==> flow/design.v <==
module branch_history_register #(parameter M = 4) (
    input logic clk,
    input logic reset,
    input logic branch_outcome,   
    output logic [M-1:0] bhr_out  
);
    always_ff @(posedge clk or posedge reset) begin
        if (reset) 
            bhr_out <= 0;  
        else 
            bhr_out <= {bhr_out[M-2:0], branch_outcome};  
    end
endmodule
module mnk_bit_predictor #(parameter K = 4,
                        parameter N = 2,
                        parameter M = 4
                        ) (
    input logic clk,
    input logic reset,
    input logic [K-1:0] index,
    input logic [M-1:0] bhr_in,
    input logic branch_outcome,        
    output logic prediction            
);
    logic [N-1:0] pht [((1<<K)*(1<<M))-1:0];  
    logic [K + M -1:0] new_index;
    assign new_index = {bhr_in,index};
    assign prediction = pht[new_index][N-1];
    always_ff @(posedge clk , posedge reset) begin
        if (reset) begin
            for (int i = 0; i < (1<<K)*(1<<M); i++)
                pht[i] <= 0;  
        end
        else begin
            if (branch_outcome) begin
                if (~(&pht[new_index]))
                    pht[new_index] <= pht[new_index] + 1;
            end
            else begin
                if (pht[new_index] > 0)
                    pht[new_index] <= pht[new_index] - 1;
            end
        end
    end
endmodule
module predictor_top #(parameter M = 3, parameter K = 4, parameter N = 3) (
    input logic clk,
    input logic reset,
    input logic [K-1:0] index,
    input logic branch_outcome,  
    output logic prediction,      
    output logic success
);
    logic [M-1:0] bhr_out;      
    branch_history_register #(M) bhr_inst (
        .clk(clk),
        .reset(reset),
        .branch_outcome(branch_outcome),
        .bhr_out(bhr_out)
    );
    mnk_bit_predictor #(K, N, M) pht_inst (
        .clk(clk),
        .reset(reset),
        .index(index),
        .bhr_in (bhr_out),
        .branch_outcome(branch_outcome),
        .prediction(prediction)
    );
    always_comb  begin
        if (prediction == branch_outcome)
        begin success = 1; end
        else begin
        success = 0;
        end
    end 
endmodule
# Tool chain data of predictor_top
# Tool output for the design above, in the order of the flow.
# Line numbers count from 1 in the design file above.
# Operators carry their Yosys type and port widths (W data, S select, Z words).
# Library cell names are shortened.
# Not given: -
# inputs
design,predictor_top
clock_port,clk
cell_library,sky130hd
pvt_corner,tt_025C_1v80

# Elaborated design
# Source: Yosys, flattened and elaborated. Widths are those after wreduce. Registers that Yosys merges into a memory's read port (data or address) are not register bits. Print and check cells do not count. Equal cells are merged and count once.
# bits
ff_bits,387
output_inout_bits,2
wordCells,1040
# op_classes
n_addsub,2
compare,1
eq_ne,129
muxes,648
reduce_logical,131
# ops
operator,n
$mux W3,646
$eq A7 B7 Y1 const B,64
$reduce_and A3 Y1,129
$pmux W3 S128,1
$eq A7 B6 Y1 const B,32
$eq A7 B5 Y1 const B,16
$eq A7 B4 Y1 const B,8
$eq A7 B3 Y1 const B,4
$eq A7 B2 Y1 const B,2
$eq A7 B1 Y1 const B,1
$logic_not A7 Y1,1
$add A3 B1 Y3 const B,1
$sub A3 B1 Y3 const B,1
$gt A3 B1 Y1 const B,1
$ne A2 B2 Y1 const B,1
$reduce_bool A2 Y1,1
$eq A1 B1 Y1,1
$mux W1,1

# Logic depth
# Longest topological path by Yosys (ltp), each cell counted once; first at word level (registers and memories cut), then after technology mapping (sequential cells cut; the memories' decode and read muxes count).
# depth
depth_word,10
ABC_AREA,0
ltp_mapped,19

# After synthesis
# The flow's flattened synthesis, as Yosys stat reports it; memories are mapped. The netlist is that of the ABC_AREA named above (0 if unset); the other value can give another one.
# mapped
mapped_cells,1795
synth_area_um2,19510.0
sequential_area_um2,9684.3
ff_cells,387
buffers,181
# types
cell,n,type_area_um2
dfrtp_1,387,9.68E+03
mux2_2,253,2.85E+03
o21ai_0,246,1.23E+03
nor2_1,133,499.229
a22oi_1,58,435.418
buf_2,67,335.322
nand3_1,67,335.322
clkbuf_1,85,319.056
mux2_4,16,240.23
a32oi_1,27,236.477
nand2_1,61,228.97
o211ai_1,28,210.202
and3b_1,19,166.41
o22ai_1,20,125.12
nor4bb_1,12,120.115
buf_6,10,112.608
nor2b_1,17,106.352
a21oi_1,21,105.101
# Other cell types: 67; their cells: 268.
# By module: a second synthesis without flattening, with its own total; a netlist apart from the flattened one above.
# hier_totals
cells_unflattened,1616
area_unflattened_um2,19562.5
# Rows give one instance, submodules left out.
# by_module
module,n_inst,cells,mod_area_um2,mod_seq_area_um2
mnk_bit_predictor,1,1611,19474.9,9609.2
branch_history_register #(M=3),1,4,78.8,75.1
predictor_top,1,1,8.8,0.0

# Path before layout
# OpenSTA on the mapped netlist: ideal clock, no wires. The path of least setup slack (recovery checks aside). Input and output delay are each 20% of the period. Register names are those of the netlist, which keeps one name where synthesis merged equal registers.
# synth_path
kind,input-to-reg
start,input index[3]
end,register pht_inst.pht[56][2]
period_ps,6000
in_delay_ps,1200
setup_time_ps,128
launch_ps,1200
arrival_ps,4614
required_ps,5872
slack_ps,1259
path_delay_ps,3542
driving_pins,17
synth_period_reached_ps,4741
# "path_delay_ps" is the arrival time less input delay plus setup time.
# "driving_pins" counts driving pins, that of a launching flip-flop among them; a cell with two outputs on the path counts twice.
# "synth_period_reached_ps" is the clock period less the worst setup slack; recovery checks do not enter. This is arithmetic on one report: input and output delays are still those of the set period (20% each).
# The rows between start and end are the longest chain of elaborated cells between them; the timing report does not say that the signal goes this way. Where chains are equally long, one stands for them.
# A line is the first line of the expression or statement that the cell stems from. Yosys adds cells for indexed reads and writes and turns some case tables into memories.
# At most two assigning lines are given for a register; there are more.
# synth_between
cell_sequence,buf_6 buf_6 buf_2 buf_2 buf_1 mux2i_1 o32ai_1 a2111oi_0 nand4_1 nor4b_2 nor2_1 buf_2 fa_1 xor2_1 buf_2 buf_2 mux2_1
elab_chain_len,10
cone_cells,147
classes_between,add/sub: 2; compare: 1; eq/ne: 128; mux: 12; reduce/logical: 4
# synth_lines
item,line,text
from (decl),49,"input logic [K-1:0] index,"
$eq A7 B7 Y1,40,if (pht[new_index] > 0)
$pmux W3 S128,40,
$mux W3,35,if (branch_outcome) begin
$gt A3 B1 Y1,40,
$mux W3,40,
$mux W3,35,
$sub A3 B1 Y3,41,pht[new_index] <= pht[new_index] - 1;
$mux W3,41,
$mux W3,40,
$mux W3,35,
to (assign),37,pht[new_index] <= pht[new_index] + 1;
to (assign),41,
to (decl),25,logic [N-1:0] pht [((1<<K)*(1<<M))-1:0];

# Path in the finished layout
# Path of least setup slack in the final report of flow run 1 (OpenROAD, finished layout, wires in). Where an end is a register, its clock arrival counts in the times.
# The report prints the path's times to 10 ps; the period is as set.
# layout_path
kind,input-to-output
start,input index[1]
end,output success
period_ps,5890
in_delay_ps,1180
launch_ps,1180
arrival_ps,4590
required_ps,4710
slack_ps,120
driving_pins,11
# The rows between start and end are the longest chain of elaborated cells between them; the timing report does not say that the signal goes this way. Where chains are equally long, one stands for them.
# layout_between
cell_sequence,clkbuf_4 buf_12 and4b_1 buf_4 a21oi_1 o22ai_1 a2111o_1 nor4b_4 nor2_1 xnor2_1 clkdlybuf4s50_1
elab_chain_len,4
cone_cells,131
classes_between,eq/ne: 128; mux: 2; reduce/logical: 1
# layout_lines
item,line,text
from (decl),49,"input logic [K-1:0] index,"
$eq A7 B7 Y1,28,assign prediction = pht[new_index][N-1];
$pmux W3 S128,28,
$eq A1 B1 Y1,70,if (prediction == branch_outcome)
$mux W1,70,
to (decl),52,output logic success

# Measured results for predictor_top: 5 stored runs of the Yosys and OpenROAD flow on sky130hd. The settings differ; the order carries no meaning. The constraints put input and output delay at 20% of the set period each and load the outputs with 0.01 pF.
# "achievedPeriod_ps" is the run's clock period less its worst setup slack. It is reckoned from that one timing run; input and output delays stay at 20% of the period that was set.
# "critical_path_time_ps" = time allowed to the worst setup path (clock period - input delay - output delay, where it has them) - its slack; a late launch clock adds to it, a late capture clock takes from it.
# "total_power_mw": no workload was simulated; the value follows from the tool's default switching activity.
# "critical_path_time_ps" is known to 10 ps.
# Among the settings, n/a means not set for that run.
# Among the results, n/a means that no value is shown for the run.
run name,ABC_AREA,CAP_MARGIN,CELL_PAD_IN_SITES_DETAIL_PLACEMENT,CELL_PAD_IN_SITES_GLOBAL_PLACEMENT,CORE_UTILIZATION,PLACE_DENSITY_LB_ADDON,TNS_END_PERCENT,period_ns,CORE_MARGIN,SLEW_MARGIN,CORE_ASPECT_RATIO,CTS_CLUSTER_DIAMETER,HOLD_SLACK_MARGIN,MAX_ROUTING_LAYER,SETUP_SLACK_MARGIN,PLACE_DENSITY,total_power_mw,timing.hold.ws_ps,layout_utilization_pct,synth_chip_area_um2,critical_path_time_ps,timing.worst_path_kind,design.die.area_um2,worstSetupSlack_ps,timing.setup.tns_ps,achievedPeriod_ps
flow run 1,0,15,2,1,25,0.21,95,5.89,2,20,n/a,n/a,n/a,n/a,n/a,n/a,8.870,501,30.7,19510.0,3420,input-to-output,80290.1,119,0,5771
flow run 2,1,30,n/a,3,66,0.12,80,8.32,2,20,1.31,277,0.05,met5,-0.25,n/a,n/a,n/a,n/a,n/a,n/a,n/a,n/a,n/a,n/a,n/a
flow run 3,1,35,n/a,3,43,n/a,80,7.71,8,10,1.31,277,n/a,met4,n/a,0.4,n/a,n/a,n/a,n/a,n/a,n/a,n/a,n/a,n/a,n/a
flow run 4,n/a,20,n/a,n/a,40,n/a,n/a,5.92,2,20,n/a,n/a,n/a,n/a,-0.31,0.6,8.526,486,48.3,19510.0,3660,input-to-output,50557.5,-103,-103,6023
flow run 5,n/a,20,n/a,n/a,40,n/a,n/a,6.0,2,20,n/a,n/a,n/a,n/a,n/a,0.6,8.547,488,48.2,19510.0,3420,input-to-output,50557.5,175,0,5825
# Flow run 2: no results, placement failed with FLW-0024
# Flow run 3: no results, placement failed with GPL-0301
